==> flow/design.v <==
`default_nettype none
module as2650(
	input clk,
	input rst,
	input [7:0] bus_in,
	output [7:0] bus_out,
	output le_lo,
	output le_hi,
	output OEb,
	output WEb,
	output bus_dir,
	output IOC,
	output IOD,
	input [6:0] irqs,
	output flag,
	input sense,
	output reg [7:0] ext_io_addr,
	output reg io_bus_cyc,
	output reg io_bus_we,
	output reg [7:0] io_bus_out,
	input [7:0] io_bus_in,
	output [7:0] debug_psl,
	output [7:0] debug_psu,
	output [32:0] la_data_out,
	input wb_hidden_rom_enable,
	output reg cpu_hidden_rom_enable,
	output WE_ram
);
reg trap;
reg [7:0] irqs_latch;
wire [2:0] irq_num = irqs_latch[7] ? 3'h7 : (irqs_latch[6] ? 3'h6 : (irqs_latch[5] ? 3'h5 : (irqs_latch[4] ? 3'h4 : (irqs_latch[3] ? 3'h3 : (irqs_latch[2] ? 3'h2 : (irqs_latch[1] ? 3'h1 : 3'h0))))));
reg [7:0] regs [7:0];
reg [7:0] psu;
assign debug_psu = psu;
assign flag = psu[6];
reg [7:0] psl;
assign debug_psl = psl;
reg [15:0] stack [15:0];
wire [15:0] TOS = stack[psu[3:0] - 1];
reg [12:0] PC;
reg [2:0] page_reg; 
reg [11:0] ivectors_base;
reg [15:0] last_addr;
reg [3:0] cycle;
reg [7:0] insin;
reg [15:0] instruction_args_latch;
reg extend;
reg [1:0] warmup;
reg halted;
wire reset = rst || warmup;
reg indirect_cyc;
reg [1:0] indexed_cyc;
reg [15:0] indirect_target;
reg relative_cyc;
wire [7:0] instruction = cycle == FETCH ? bus_in : insin;
localparam FETCH = 0;
localparam PARAM1 = 1;
localparam PARAM2 = 2;
localparam DATA1 = 3;
localparam IO1 = 4;
localparam IO2 = 5;
localparam INVALID = 6;
localparam HALT = 7;
localparam EXT_IO1 = 8;
localparam EXT_IO2 = 9;
localparam EXT_IO3 = 10;
localparam EXT_IO4 = 11;
localparam INTERRUPT_ACTION1 = 12;
wire [7:0] reg_plus_1 = instr_reg_v + 1;
wire [7:0] reg_minus_1 = instr_reg_v - 1;
wire [1:0] index_control = extend ? 2'b11 : indexed_cyc;
wire [7:0] index = instr_reg_v;
wire is_data_fetch_cycle = relative_cyc || indirect_cyc || cycle == DATA1 || is_interrupt_cycle;
wire is_interrupt_cycle = cycle == INTERRUPT_ACTION1;
wire is_instr_fetch_cycle = (cycle == FETCH || cycle == PARAM1 || cycle == PARAM2) && !is_data_fetch_cycle;
wire le_lo_act = (is_instr_fetch_cycle || is_data_fetch_cycle) && (requested_addr[7:0] != last_addr[7:0] && requested_addr[15:8] == last_addr[15:8]) && !IO_cyc;
assign le_lo = le_lo_act && !reset;
wire le_hi_act = (is_instr_fetch_cycle || is_data_fetch_cycle) && (requested_addr[15:8] != last_addr[15:8]) && !IO_cyc;
assign le_hi = le_hi_act && !reset;
wire [15:0] requested_addr = (cycle == DATA1
								? (indirect_cyc || extend ? instruction_args_latch : {page_reg, instruction_args_latch[12:0]})
								: (is_instr_fetch_cycle ? {page_reg, PC} : (indirect_cyc || relative_cyc ? indirect_target : 0))
									+ (!is_instr_fetch_cycle && cycle == PARAM2 ? 1 : 0))
								+ (indexed_data1 ? index : 0);
wire write_cyc = cycle == DATA1 && is_store || (cycle == PARAM1 && relative_cyc && is_store);
assign OEb = !(((is_instr_fetch_cycle || is_data_fetch_cycle) && last_addr == requested_addr) || (IO_cyc && is_IO_READ)) || reset || write_cyc;
assign WE_ram = write_cyc && !reset && (last_addr == requested_addr);
assign WEb = !(write_cyc || (is_IO_WRITE && cycle == IO1)) || reset || (last_addr != requested_addr && !IO_cyc);
assign bus_out = is_IO_WRITE && IO_cyc ? instr_reg_v : (le_lo_act ? requested_addr[7:0] : (le_hi_act ? requested_addr[15:8] : alu_instr_reg));
assign bus_dir = !(!WEb || le_lo_act || le_hi_act || (is_IO_WRITE && IO_cyc)) || reset;
wire IO_cyc = cycle == IO1 || cycle == IO2;
assign IOC = IO_cyc && !insin[6];
assign IOD = IO_cyc && insin[6];
wire is_RETURN = (instruction[7:2] == 6'b000101 || instruction[7:2] == 6'b001101) && !extend;
wire is_DAR = instruction[7:2] == 6'b100101 && !extend;
wire is_CLR = instruction[7:2] == 6'h31 && !extend;
wire is_EXT = instruction == 8'hB7 && !extend;
wire is_HALT = instruction == 8'h40 && !extend;
wire is_NOP = instruction == 8'hC0 && !extend;
wire is_XCHG = instruction == 8'h91 && !extend;
wire is_MUL = instruction == 8'h90 && !extend;
wire is_ZBR = (instruction == 8'h9B || instruction == 8'hBB) && !extend;
wire is_BXA = (instruction == 8'h9F || instruction == 8'hBF) && !extend;
wire is_LPS = instruction[7:1] == 7'h49 && !extend;
wire is_SPS = instruction[7:1] == 7'h09 && !extend;
wire is_BRANCH = instruction[4:3] == 2'b11;
wire needs_param = (instruction[3:2] == 2'b01 || instruction[3:2] == 2'b10) && !is_RETURN && !is_DAR && !is_CLR && !is_EXT && !extend;
wire needs_2_param = instruction[3:2] == 2'b11 || (extend && instruction[3:2] == 2'b10);
wire is_indexed = ((instruction[3:2] == 2'b11 && instruction_args_latch[14:13] != 2'b00) && !is_BRANCH && !indirect_cyc && !extend) || (extend && (instruction[7:2] == 6'h03 || instruction[7:2] == 6'h33));
wire is_indirect_pre = (instruction[3:2] == 2'b10 || instruction[3:2] == 2'b11) && !indirect_cyc && !extend;
wire is_indirect_p1 = bus_in[7] && is_indirect_pre;
wire is_indirect_p2 = instruction_args_latch[15] && is_indirect_pre;
wire is_store = (instruction[7:4] == 4'hC && !is_NOP && !extend) || (instruction[7:3] == 5'h19 && extend);
wire is_COM = instruction[7:4] == 4'hE && !extend;
wire is_ALU_op = !instruction[4] && !is_store && !is_HALT && !is_COM && (!extend || instruction[3] == 1);
wire is_immediate = instruction[3:2] == 2'b01;
wire is_zero_reg = instruction[3:2] == 2'b00;
wire is_add_sub = instruction[7:5] == 3'h4 || instruction[7:5] == 3'h5;
wire is_relative = instruction[3:2] == 2'b10;
wire is_PUSH = instruction == 8'h10 && !extend;
wire is_POP = instruction == 8'h11 && !extend;
wire is_TPS = instruction[7:1] == 7'h5A && !extend;
wire is_CPS = instruction[7:1] == 7'h3A && !extend;
wire is_PPS = instruction[7:1] == 7'h3B && !extend;
wire is_RRR = instruction[7:2] == 6'h14 && !extend;
wire is_RRL = instruction[7:2] == 6'h34 && !extend;
wire is_TMI = instruction[7:2] == 6'h3D && !extend;
wire is_IO_READ = (instruction[7:2] == 6'h0C || instruction[7:2] == 6'h1C) && !extend;
wire is_IO_WRITE = (instruction[7:2] == 6'h2C || instruction[7:2] == 6'h3C) && !extend;
wire is_CPL = instruction[7:2] == 6'h38 && extend;
wire is_PSHS = instruction == 8'h10 && extend;
wire is_POPS = instruction == 8'h11 && extend;
wire is_SVB = instruction == 8'h12 && extend;
wire is_CHRP = instruction == 8'h13 && extend;
wire is_EXT_IO = (instruction[7:2] == 6'h15 || instruction[7:2] == 6'h35) && !extend;
wire is_TRAP = instruction == 8'h90 && extend;
wire is_CLRT = instruction == 8'h91 && extend;
wire is_LIR = instruction == 8'h92 && extend;
wire is_SIR = instruction == 8'h93 && extend;
wire [2:0] instr_reg_a = {psl[4], instruction[1:0]};
wire [7:0] instr_reg_v = regs[instr_reg_a];
wire [12:0] relative_eff_address_pre = PC + 1 + {bus_in[6], bus_in[6], bus_in[6], bus_in[6], bus_in[6], bus_in[6], bus_in[6:0]};
wire [15:0] relative_eff_address = {page_reg, relative_eff_address_pre};
wire is_CC_BRANCH = instruction[7:4] == 4'h1 || instruction[7:4] == 4'h3 || instruction[7:4] == 4'h9 || instruction[7:4] == 4'hB;
wire is_REG_BRANCH = !is_CC_BRANCH;
wire is_BRANCH_SUB = instruction[7:4] != 4'hF && instruction[5:4] == 2'b11;
wire [7:0] branch_compare_reg = instruction[7:4] == 4'hD ? reg_plus_1 : (instruction[7:4] == 4'hF ? reg_minus_1 : instr_reg_v);
wire should_branch = (is_CC_BRANCH && instruction[7] && psl[7:6] != instruction[1:0]) || (is_CC_BRANCH && !instruction[7] && instruction[1:0] == 2'b11) || (is_CC_BRANCH && !instruction[7] && psl[7:6] == instruction[1:0] || (is_REG_BRANCH && branch_compare_reg != 8'h00)) || is_ZBR || is_BXA;
wire [15:0] zbr_target = {(bus_in[6] ? 10'b0000000111 : 10'h000), bus_in[5:0]};
wire [2:0] r0_a = {psl[4], 2'b00};
wire [2:0] r1_a = {psl[4], 2'b01};
wire [2:0] r2_a = {psl[4], 2'b10};
wire [2:0] r3_a = {psl[4], 2'b11};
assign la_data_out = {halted, regs[r3_a], regs[r2_a], regs[r1_a], regs[r0_a]};
wire [15:0] mul_res = regs[r0_a] * regs[r1_a];
wire [7:0] rrr = psl[3] ? {psl[0], instr_reg_v[7:1]} : {instr_reg_v[0], instr_reg_v[7:1]};
wire [7:0] rrl = psl[3] ? {instr_reg_v[6:0], psl[0]} : {instr_reg_v[6:0], instr_reg_v[7]};
wire indexed_data1 = indexed_cyc && cycle == DATA1;
wire [7:0] alu_instr_reg = indexed_data1 ? regs[r0_a] : instr_reg_v;
wire [7:0] alu_input1 = is_zero_reg ? regs[r0_a] : alu_instr_reg;
wire [7:0] alu_input2 = is_zero_reg ? instr_reg_v : bus_in;
wire [2:0] alu_op = instruction[7:5];
reg [8:0] alu_next;
always @(*) begin
	case(alu_op)
		1: alu_next = {psl[0], alu_input1 ^ alu_input2};
		2: alu_next = {psl[0], alu_input1 & alu_input2};
		3: alu_next = {psl[0], alu_input1 | alu_input2};
		4: alu_next = {1'b0, alu_input1} + {1'b0, alu_input2} + {8'h00, (psl[3] && psl[0])};
		5: alu_next = {1'b0, alu_input1} + {1'b0, ~alu_input2} + {8'h00, (!psl[3] || psl[0])};
		default: alu_next = {psl[0], alu_input2};
	endcase
end
wire next_idc = alu_next[4] != alu_input1[4] ^ (instruction[7:5] == 5 ? ~alu_input2[4] : alu_input2[4]);
wire next_ovf = alu_input1[7] == alu_input2[7] && alu_next[7] != alu_input1[7];
always @(posedge clk) begin
	if(rst || (warmup != 0)) begin
		psl <= 8'h00;
		psu <= 8'h20;  
		cycle <= 4'h0;
		last_addr <= 16'hAAAA;
		insin <= 8'h00;
		instruction_args_latch <= 16'h0000;
		PC <= 13'h0000;
		extend <= 1'b0;
		warmup <= rst ? 2'b11 : warmup - 1;
		halted <= 1'b0;
		indirect_cyc <= 1'b0;
		indirect_target <= 16'h0000;
		relative_cyc <= 1'b0;
		regs[0] <= 8'h00;
		regs[1] <= 8'h00;
		regs[2] <= 8'h00;
		regs[3] <= 8'h00;
		regs[4] <= 8'h00;
		regs[5] <= 8'h00;
		regs[6] <= 8'h00;
		regs[7] <= 8'h00;
		indexed_cyc <= 2'b00;
		page_reg <= 3'b000;
		ivectors_base <= 12'h000;
		chirp_ptr <= 3'b000;
		ext_io_addr <= 8'h00;
		io_bus_cyc <= 1'b0;
		io_bus_we <= 1'b0;
		io_bus_out <= 8'h00;
		trap <= 1'b0;
		cpu_hidden_rom_enable <= wb_hidden_rom_enable;
	end else begin
		psu[7] <= sense;
		if(psl[4]) regs[3'b000] <= regs[3'b100];
		else regs[3'b100] <= regs[3'b000];
		if(le_lo_act) last_addr[7:0] <= requested_addr[7:0];
		if(le_hi_act) last_addr[15:8] <= requested_addr[15:8];
		if(cycle == FETCH) begin
			indirect_cyc <= 1'b0;
			relative_cyc <= 1'b0;
			indexed_cyc <= 2'b00;
			instruction_args_latch <= 16'h0000;
			if(last_addr == requested_addr) begin
				PC <= PC + 1;
				insin <= bus_in;
				if(is_LIR) begin
					instruction_args_latch <= {regs[r3_a], regs[r2_a]};
					cycle <= DATA1;
					extend <= 1'b0;
					insin <= 8'h0C;
				end else if(is_SIR) begin
					instruction_args_latch <= {regs[r3_a], regs[r2_a]};
					cycle <= DATA1;
					extend <= 1'b0;
					insin <= 8'hCC;
				end else if(needs_param || needs_2_param) begin
					if(is_BRANCH && !should_branch) begin
						PC <= PC + (needs_2_param ? 3 : 2);
						cycle <= FETCH;
						if(is_REG_BRANCH) regs[instr_reg_a] <= branch_compare_reg;
					end else cycle <= PARAM1;
				end else begin
					if(is_HALT) halted <= 1'b1;
					extend <= is_EXT;
					if(is_CPL) begin
						regs[instr_reg_a] <= ~instr_reg_v;
					end
					if(is_TRAP) begin
						trap <= 1'b1;
					end
					if(is_CLRT) begin
						trap <= 1'b0;
					end
					if(is_XCHG) begin
						regs[r0_a] <= regs[r1_a];
						regs[r1_a] <= regs[r0_a];
					end
					if(is_PUSH) begin
						stack[psu[3:0]] <= {regs[r1_a], regs[r0_a]};
						psu[3:0] <= psu[3:0] + 1;
					end
					if(is_POP) begin
						regs[r0_a] <= TOS[7:0];
						regs[r1_a] <= TOS[15:8];
						psu[3:0] <= psu[3:0] - 1;
					end
					if(is_PSHS) begin
						stack[psu[3:0]] <= {psu, psl};
						psu[3:0] <= psu[3:0] + 1;
					end
					if(is_POPS) begin
						psl <= TOS[7:0];
						psu <= {TOS[15:12], psu[3:0] - 4'b0001};
					end
					if(is_SVB) begin
						ivectors_base <= {regs[r1_a], regs[r0_a][7:4]};
					end
					if(is_CHRP) begin
						regs[r0_a] <= {1'b0, chirpchar};
						chirp_ptr <= chirp_ptr + 1;
						psl[7:6] <= 2'b01;
					end
					if(is_CLR) begin
						regs[instr_reg_a] <= 8'h00;
					end
					if(is_RETURN) begin
						if(instruction[1:0] == 2'b11 || instruction[1:0] == psl[7:6]) begin
							PC <= TOS[12:0];
							page_reg <= TOS[15:13];
							psu[3:0] <= psu[3:0] - 1;
							if(instruction[5]) psu[5] <= 1'b0;
						end
					end
					if(is_MUL) begin
						regs[r0_a] <= mul_res[7:0];
						regs[r1_a] <= mul_res[15:8];
						psl[7:6] <= mul_res > 32767 ? 'b10 : (mul_res != 0 ? 'b01 : 'b00);
					end
					if(is_COM && is_zero_reg) begin
						perform_compare(regs[r0_a], regs[instr_reg_a]);
					end else if(is_ALU_op && is_zero_reg) begin
						perform_alu_op(r0_a);
					end else if(is_store && !is_NOP && is_zero_reg) begin
						regs[instr_reg_a] <= regs[r0_a];
						set_cc_for(regs[r0_a]);
					end 
					if(is_DAR) begin
						regs[instr_reg_a] <= {regs[instr_reg_a][7:4] + (psl[0] ? 4'h0 : 4'hA), regs[instr_reg_a][3:0] + (psl[5] ? 4'h0 : 4'hA)};
					end 
					if(is_RRR) begin
						if(psl[3]) begin
							psl[0] <= instr_reg_v[0];
							psl[5] <= instr_reg_v[6];
						end
						set_cc_for(rrr);
						regs[instr_reg_a] <= rrr;
					end 
					if(is_RRL) begin
						if(psl[3]) begin
							psl[0] <= instr_reg_v[7];
							psl[5] <= instr_reg_v[4];
						end
						set_cc_for(rrl);
						regs[instr_reg_a] <= rrl;
					end
					if(is_LPS) begin
						if(instruction[0]) psl <= regs[r0_a];
						else psu <= regs[r0_a];
					end
					if(is_SPS) begin
						if(instruction[0]) begin
							regs[r0_a] <= psl;
							set_cc_for(psl);
						end else begin
							regs[r0_a] <= psu;
							set_cc_for(psu);
						end
					end
					cycle <= is_HALT ? HALT : (is_IO_READ || is_IO_WRITE ? IO1 : FETCH);
				end
			end
		end
		if(cycle == PARAM1) begin
			if(last_addr == requested_addr) begin
				if(is_instr_fetch_cycle) PC <= PC + 1;
				if(is_immediate || relative_cyc) begin
					if(is_store) begin
					end else if(is_ALU_op) begin
						perform_alu_op(instr_reg_a);
					end else begin
						if(is_TPS) begin
							if(((instruction[0] ? psl : psu) & bus_in) == bus_in) psl[7:6] <= 2'b00;
							else psl[7:6] <= 2'b01;
						end
						if(is_CPS) begin
							if(instruction[0]) psl <= psl & ~bus_in;
							else psu <= psu & ~bus_in;
						end
						if(is_PPS) begin
							if(instruction[0]) psl <= psl | bus_in;
							else psu <= psu | bus_in;
						end
						if(is_EXT_IO) begin
							ext_io_addr <= bus_in;
						end
						if(is_COM) begin
							perform_compare(alu_instr_reg, bus_in);
						end
						if(is_TMI) begin
							if((instr_reg_v & bus_in) == instr_reg_v) psl[7:6] <= 2'b00;
							else psl[7:6] <= 2'b01;
						end
					end
					cycle <= is_EXT_IO ? EXT_IO1 : FETCH;
					extend <= 1'b0;
					relative_cyc <= 1'b0;
				end else if(needs_2_param || indirect_cyc) begin
					cycle <= PARAM2;
				end else if(is_relative && is_indirect_p1) begin
					indirect_target <= is_ZBR ? zbr_target : relative_eff_address;
					indirect_cyc <= 1'b1;
				end else if(is_relative && !is_indirect_p1) begin
					if(is_BRANCH) begin
						if(is_ZBR) perform_branch(zbr_target);
						else perform_branch(relative_eff_address);
						extend <= 1'b0;
						cycle <= FETCH;
					end else begin
						relative_cyc <= 1'b1;
						indirect_target <= relative_eff_address;
					end
				end
				instruction_args_latch[15:8] <= bus_in;
			end
		end
		if(cycle == PARAM2) begin
			if(last_addr == requested_addr) begin
				if(is_instr_fetch_cycle) PC <= PC + 1;
				if(!indirect_cyc && instruction_args_latch[14:13] != 2'b00 && !is_BRANCH) begin
					indexed_cyc <= is_indexed ? instruction_args_latch[14:13] : 2'b00;
					regs[instr_reg_a] <= !is_indexed || instruction_args_latch[14:13] == 2'b11 || extend ? regs[instr_reg_a] : (instruction_args_latch[14:13] == 2'b01 ? reg_plus_1 : reg_minus_1);
				end
				if(is_indirect_p2 && !indirect_cyc) begin
					indirect_cyc <= 1'b1;
					indirect_target <= is_BRANCH ? {page_reg[2], instruction_args_latch[14:8], bus_in} : {page_reg, instruction_args_latch[12:8], bus_in};
					cycle <= PARAM1;
				end else if(is_BRANCH) begin
					if(instruction == 8'h1F) begin
						cpu_hidden_rom_enable <= 1'b0;
					end
					perform_branch((indirect_cyc || extend ? {instruction_args_latch[15:8], bus_in} : {page_reg[2], instruction_args_latch[14:8], bus_in}) + (is_BXA ? {8'h00, regs[r3_a]} : 16'h0000));
					cycle <= FETCH;
					extend <= 1'b0;
				end else cycle <= DATA1;
				instruction_args_latch[7:0] <= bus_in;
			end
		end
		if(cycle == DATA1) begin
			if(last_addr == requested_addr) begin
				indirect_cyc <= 1'b0;
				indexed_cyc <= 2'b00;
				instruction_args_latch <= 16'h0000;
				if(is_store) begin
				end else if(is_COM) begin
					perform_compare(alu_instr_reg, bus_in);
				end else if(is_ALU_op) begin
					perform_alu_op(indexed_data1 ? r0_a : instr_reg_a);
				end
				cycle <= FETCH;
				extend <= 1'b0;
			end
		end
		if(cycle == IO1) begin
			cycle <= IO2;
		end
		if(cycle == IO2) begin
			if(is_IO_READ) begin
				regs[instr_reg_a] <= bus_in;
				psl[7:6] <= bus_in > 127 ? 2'b10 : (bus_in == 0 ? 2'b00 : 2'b01);
			end
			cycle <= FETCH;
		end
		if(cycle == EXT_IO1) begin
			io_bus_cyc <= 1'b0;
			io_bus_out <= instr_reg_v;
			io_bus_we <= instruction[7];
			cycle <= EXT_IO2;
		end
		if(cycle == EXT_IO2) begin
			io_bus_cyc <= 1'b1;
			cycle <= EXT_IO3;
		end
		if(cycle == EXT_IO3) begin
			cycle <= EXT_IO4;
		end
		if(cycle == EXT_IO4) begin
			io_bus_cyc <= 1'b0;
			if(!instruction[7]) begin
				regs[instr_reg_a] <= io_bus_in;
				set_cc_for(io_bus_in);
			end
			io_bus_we <= 1'b0;
			cycle <= FETCH;
		end
		if(cycle == INTERRUPT_ACTION1) begin
			insin <= 8'h3F;
			indirect_cyc <= 1'b1;
			indirect_target <= {ivectors_base, irq_num, 1'b0};
			psu[5] <= 1'b1;
			cycle <= PARAM1;
		end
		if(cycle == HALT || (cycle == FETCH && last_addr != requested_addr)) begin
			if(irqs != 0 && !psu[5]) begin
				irqs_latch <= {irqs[6], irqs[5], irqs[4], trap, irqs[3], irqs[2], irqs[1], irqs[0]};
				cycle <= INTERRUPT_ACTION1;
			end
		end
	end
end
task set_cc_for(input [7:0] val);
	begin
		psl[7:6] <= val > 127 ? 'b10 : (val != 0 ? 'b01 : 'b00);
	end
endtask
task perform_alu_op(input [2:0] targ_reg);
	begin
		regs[targ_reg] <= alu_next[7:0];
		psl[0] <= alu_next[8];
		set_cc_for(alu_next[7:0]);
		if(is_add_sub) begin
			psl[5] <= next_idc;
			psl[2] <= next_ovf;
		end
	end
endtask
task perform_compare(input [7:0] in1, input [7:0] in2);
	begin
		if(in1 == in2) psl[7:6] <= 2'b00;
		else if(psl[1] || in1[7] == in2[7]) begin
			if(in1 > in2) psl[7:6] <= 2'b01;
			else if(in1 < in2) psl[7:6] <= 2'b10;
		end else psl[7:6] <= in1[7] ? 2'b10 : 2'b01;
	end
endtask
task perform_branch(input [15:0] target);
	begin
			if(is_BRANCH_SUB) begin
				stack[psu[3:0]] <= {page_reg, indirect_cyc || is_interrupt_cycle ? PC : PC + 13'h0001};
				psu[3:0] <= psu[3:0] + 1;
			end
			PC <= target[12:0];
			page_reg <= target[15:13];
			if(is_REG_BRANCH) regs[instr_reg_a] <= branch_compare_reg;
	end
endtask
reg [2:0] chirp_ptr;
reg [6:0] chirpchar;
always @(*) begin
	case(chirp_ptr)
		0: chirpchar = 7'h43;
		1: chirpchar = 7'h68;
		2: chirpchar = 7'h69;
		3: chirpchar = 7'h72;
		4: chirpchar = 7'h70;
		5: chirpchar = 7'h21;
		6: chirpchar = 13;
		7: chirpchar = 10;
	endcase
end
endmodule
### From RTL to reports: as2650

What the tools print for as2650, step after step.
Line numbers count from 1 in the design file above.
Library cell names are shortened.
A cell with n/a has no value.

| design | value |
|---|---|
| top module | as2650 |
| clock | clk |
| standard-cell library | sky130hd |
| corner | tt_025C_1v80 |

### After elaboration

Counts by Yosys on the flattened word-level netlist (proc, flatten, opt, wreduce; memories kept). Print and check cells are left out.
Yosys's memory passes give these memory sizes; they may raise the number of words (mostly to a power of two), join words into wider ones and drop unused or constant bits.

| operators by class | value |
|---|---|
| $add $sub $neg | 20 |
| multiply operators | 1 |
| div/mod/pow operators | 0 |
| order comparisons | 13 |
| equal/unequal tests | 89 |
| shift-type cells | 0 |
| multiplexer cells | 928 |
| bitwise operators | 45 |
| reduce/logical cells | 216 |

Operators with widths:

| cell | number |
|---|---|
| 8-bit 2-to-1 mux | 221 |
| 16-bit 2-to-1 mux | 59 |
| 1-bit 2-to-1 mux | 431 |
| 13-bit 2-to-1 mux | 23 |
| 4-bit 2-to-1 mux | 57 |
| 2-bit 2-to-1 mux | 90 |
| 8-bit by 8-bit multiplier with 16-bit output | 1 |
| 3-bit 2-to-1 mux | 42 |
| 1-bit logical AND | 97 |
| 8-bit == test with constant B | 10 |
| 8-bit by 7-bit > comparator with 1-bit output with constant B | 8 |
| 8-bit nonzero test | 8 |
| 1-bit logical OR | 54 |
| 6-bit == test with constant B | 9 |
| 9-bit parallel mux with 5-bit select | 1 |
| 4-bit == test with constant B | 11 |
| 8-bit by 5-bit == test with 1-bit output with constant B | 5 |
| 8-bit == test | 5 |
| 8-bit bitwise AND | 5 |
| 16-bit by 8-bit adder with 16-bit output | 2 |
| 6-bit AND reduction | 5 |
| 1-bit zero test | 28 |
| 13-bit by 1-bit adder with 13-bit output with constant B | 2 |
| 1-bit bitwise OR | 25 |
| 8-bit bitwise OR | 3 |
| 8-bit NOT | 3 |
| 2-bit nonzero test | 10 |
| 6-bit by 5-bit == test with 1-bit output with constant B | 3 |

Other operator kinds: 57; their cells: 94.

| word-level totals | value |
|---|---|
| register bits after elaboration | 143 |
| latch bits | 0 |
| memory bits (writable) | 320 |
| ROM bits | 56 |
| memory cells | 3 |
| input port bits | 27 |
| output and inout bits | 85 |
| cells after elaboration | 1,352 |

Memory list:

| name | words | bits a word | line | text |
|---|---|---|---|---|
| stack | 16 | 16 | 38 | `reg [15:0] stack [15:0];` |
| regs | 8 | 8 | 32 | `reg [7:0] regs [7:0];` |
| (no name shown) | 8 | 7 | 516 | `case(chirp_ptr)` |

### Logic depth

Depth = most cells in a row (Yosys ltp): at word level without a register or memory, in the mapped netlist without a sequential cell, where the memories' decode and read muxes count.

| logic depth | value |
|---|---|
| depth in word-level cells | 54 |
| ABC_AREA | 0 |
| mapped depth | 32 |
| mapped depth without buffers | 27 |

### Synthesis result

The flow's flattened synthesis, as Yosys stat reports it; memories are mapped. The netlist is that of the ABC_AREA named above (0 if unset); the other value can give another one.
The area totals of this step are shown rounded.

| synthesis totals | value |
|---|---|
| cell count | 3,778 |
| chip area (Yosys) | 0.0341 mm² |
| area of sequential cells | 0.0129 mm² |
| mapped flip-flops | 477 |
| buffers | 242 |

Cell types:

| cell type | number | total area (µm²) |
|---|---|---|
| edfxtp_1 | 330 | 9.91E+03 |
| dfxtp_1 | 147 | 2.94E+03 |
| ha_1 | 128 | 1.6E+03 |
| mux4_2 | 70 | 1.58E+03 |
| nor2_1 | 421 | 1.58E+03 |
| a21oi_1 | 299 | 1.5E+03 |
| nand2_1 | 360 | 1.35E+03 |
| mux2i_1 | 109 | 1.09E+03 |
| o21ai_0 | 205 | 1.03E+03 |
| fa_1 | 43 | 860.826 |
| xnor2_1 | 89 | 779.498 |
| clkbuf_1 | 194 | 728.198 |
| inv_1 | 173 | 649.373 |
| nand3_1 | 124 | 620.595 |
| mux2_2 | 48 | 540.518 |
| o211ai_1 | 67 | 502.982 |
| nor3_1 | 96 | 480.461 |
| a211oi_1 | 62 | 465.446 |

Other cell types: 74; their cells: 813.

### Path before layout

Path of least setup slack by OpenSTA after synthesis, without wires, with an ideal clock, recovery checks aside; 20% of the period is set as input and as output delay. Where synthesis merged equal registers, the netlist keeps one of their names.

| timing path post-synthesis | value |
|---|---|
| path kind | input to output |
| from | in bus_in[0] |
| to | out bus_out[5] |
| clock period | 16,000 ps |
| external output delay | 3,200 ps |
| launch time at the first pin | 3,200 ps |
| arrival | 8,417 ps |
| slack | 4,383 ps |
| delay of the path | 5,217 ps |
| driving pins on the path | 23 |
| period reached after synthesis | 11,617 ps |

"delay of the path" = arrival - input delay + setup time.
At an output port there is no setup time.
"driving pins on the path": output pins that drive a net of the path, with the launching flip-flop's if there is one; two outputs of one cell count as two.
"period reached after synthesis" = period - worst setup slack (recovery checks aside). The figure is calculated, with input and output delays left at 20% of the set period.
Between the ends stands the longest chain of elaborated cells between them, by number of cells; it is not shown to be the way that was timed. Of several equally long chains one is given.
A line is the first line of the expression or statement that the cell stems from. Yosys adds cells for indexed reads and writes and turns some case tables into memories.
The chain passes a memory read, where the word-level depth is cut; so it can be longer than that depth.

| on the way, post-synthesis | value |
|---|---|
| cells stage by stage | mux2_2 > mux4_2 > mux2i_1 > clkbuf_1 > buf_1 > nor2_1 > ha_1 > o21ai_0 > o21a_1 > o31ai_1 > o31ai_1 > nor3_1 > xnor3_1 > and3b_1 > and4_1 > buf_2 > buf_1 > nor2_1 > buf_2 > nand2_1 > o211ai_1 > o211ai_1 > o21ai_0 |
| cells in the longest elaborated chain | 10 |
| elaborated cells between the ends (all ways) | 16 |
| RTL lines with such cells | 8 |
| those cells by class | 1 x add/sub; 3 x eq/ne; 6 x mux; 5 x reduce/logical; 1 x memory |

RTL lines, path post-synthesis:

| what | line | text |
|---|---|---|
| start: declaration | 5 | `input [7:0] bus_in,` |
| 8-bit 2-to-1 mux | 55 | `wire [7:0] instruction = cycle == FETCH ? bus_in : insin;` |
| memory read 8 x 8 bit | 32 | `reg [7:0] regs [7:0];` |
| 8-bit 2-to-1 mux | 84 | `+ (indexed_data1 ? index : 0);` |
| 16-bit by 8-bit adder with 16-bit output | 80 | `wire [15:0] requested_addr = (cycle == DATA1` |
| 8-bit inequality test | 78 | `wire le_hi_act = (is_instr_fetch_cycle \|\| is_data_fetch_cycle) && (requested_addr[15:8] != last_addr[15:8]) && ...` |
| 1-bit logical AND (2 in a row) | 78 |  |
| 8-bit 2-to-1 mux (3 in a row) | 89 | `assign bus_out = is_IO_WRITE && IO_cyc ? instr_reg_v : (le_lo_act ? requested_addr[7:0] : (le_hi_act ? request ...` |
| end: declaration | 6 | `output [7:0] bus_out,` |

### Worst path after layout

From the final timing report of flow run A: the path of least setup slack in the routed layout; clock arrival at registers is part of the times.
The path's times are printed in steps of 10 ps; the period is the one set.

| timing path post-layout | value |
|---|---|
| path kind | input to output |
| from | in bus_in[0] |
| to | out bus_out[5] |
| clock period | 14,600 ps |
| external output delay | 2,920 ps |
| launch time at the first pin | 2,920 ps |
| arrival | 10,380 ps |
| slack | 1,300 ps |
| driving pins on the path | 23 |

Between the ends stands the longest chain of elaborated cells between them, by number of cells; it is not shown to be the way that was timed. Of several equally long chains one is given.
The chain passes a memory read, where the word-level depth is cut; so it can be longer than that depth.

| on the way, post-layout | value |
|---|---|
| cells stage by stage | clkdlybuf4s50_1 > mux2_2 > buf_4 > mux4_2 > mux2i_2 > buf_4 > nor2_1 > ha_1 > o21ai_0 > o21a_1 > o31ai_1 > a311oi_1 > o31ai_1 > xor2_1 > o211a_1 > and4_1 > buf_4 > nor2_1 > nand2_1 > o211ai_1 > o211ai_1 > o21ai_0 > clkdlybuf4s50_1 |
| cells in the longest elaborated chain | 10 |
| elaborated cells between the ends (all ways) | 16 |
| RTL lines with such cells | 8 |
| those cells by class | 1 x add/sub; 3 x eq/ne; 6 x mux; 5 x reduce/logical; 1 x memory |

RTL lines, path post-layout:

| what | line | text |
|---|---|---|
| start: declaration | 5 | `input [7:0] bus_in,` |
| 8-bit 2-to-1 mux | 55 | `wire [7:0] instruction = cycle == FETCH ? bus_in : insin;` |
| memory read 8 x 8 bit | 32 | `reg [7:0] regs [7:0];` |
| 8-bit 2-to-1 mux | 84 | `+ (indexed_data1 ? index : 0);` |
| 16-bit by 8-bit adder with 16-bit output | 80 | `wire [15:0] requested_addr = (cycle == DATA1` |
| 8-bit inequality test | 78 | `wire le_hi_act = (is_instr_fetch_cycle \|\| is_data_fetch_cycle) && (requested_addr[15:8] != last_addr[15:8]) && ...` |
| 1-bit logical AND (2 in a row) | 78 |  |
| 8-bit 2-to-1 mux (3 in a row) | 89 | `assign bus_out = is_IO_WRITE && IO_cyc ? instr_reg_v : (le_lo_act ? requested_addr[7:0] : (le_hi_act ? request ...` |
| end: declaration | 6 | `output [7:0] bus_out,` |

Flow measurements of as2650 on sky130hd: 3 stored runs with different settings, listed in no order. Input and output delays are each 20% of the period that was set; the output load is 0.01 pF.
"achieved period" means the clock period less the worst setup slack. The figure is calculated, with input and output delays left at 20% of the set period.
By "worst path time" is meant the share of the clock period that the worst setup path is allowed (20% is reserved at inputs, 20% at outputs), minus its slack. Clock arrival times at its registers enter into it.
"worst path time" is known to 10 ps.
The measured numbers are rounded.

#### Flow run A

| setting | value |
|---|---|
| CORE_UTILIZATION | `40` |
| period_ns | `14.6` |
| CAP_MARGIN | `20` |
| CORE_MARGIN | `2` |
| SLEW_MARGIN | `20` |

| result | value |
|---|---|
| die size | 0.0877 mm² |
| chip area in the Yosys report | 0.0341 mm² |
| setup total negative slack | 0 ps |
| standard-cell area after routing | 0.039 mm² |
| worst path time | 7,460 ps |
| type of the worst setup path | input to output |
| achieved period | 13,299 ps |
| lowest setup slack | 1,300 ps |
| worst hold slack after layout | 456 ps |

#### Flow run B

| setting | value |
|---|---|
| ABC_AREA | `1` |
| CAP_MARGIN | `30` |
| CELL_PAD_IN_SITES_DETAIL_PLACEMENT | `1` |
| CORE_ASPECT_RATIO | `0.67` |
| CORE_MARGIN | `5` |
| CORE_UTILIZATION | `63` |
| CTS_CLUSTER_SIZE | `48` |
| GPL_ROUTABILITY_DRIVEN | `0` |
| GPL_TIMING_DRIVEN | `1` |
| HOLD_SLACK_MARGIN | `0.12` |
| MAX_ROUTING_LAYER | `met4` |
| MIN_ROUTING_LAYER | `met1` |
| PLACE_DENSITY_LB_ADDON | `0.27` |
| SETUP_SLACK_MARGIN | `1.66` |
| SLEW_MARGIN | `0` |
| period_ns | `14.3` |

Not finished: clock tree synthesis ended with error DPL-0033.

#### Flow run C

| setting | value |
|---|---|
| ABC_AREA | `1` |
| CELL_PAD_IN_SITES_GLOBAL_PLACEMENT | `3` |
| CORE_UTILIZATION | `64` |
| CTS_CLUSTER_SIZE | `27` |
| GPL_TIMING_DRIVEN | `1` |
| HOLD_SLACK_MARGIN | `0.16` |
| MAX_ROUTING_LAYER | `met4` |
| PLACE_DENSITY_LB_ADDON | `0.02` |
| SETUP_SLACK_MARGIN | `-0.04` |
| SLEW_MARGIN | `25` |
| period_ns | `16.0` |
| CAP_MARGIN | `20` |
| CORE_MARGIN | `2` |

Not finished: placement ended with error FLW-0024.
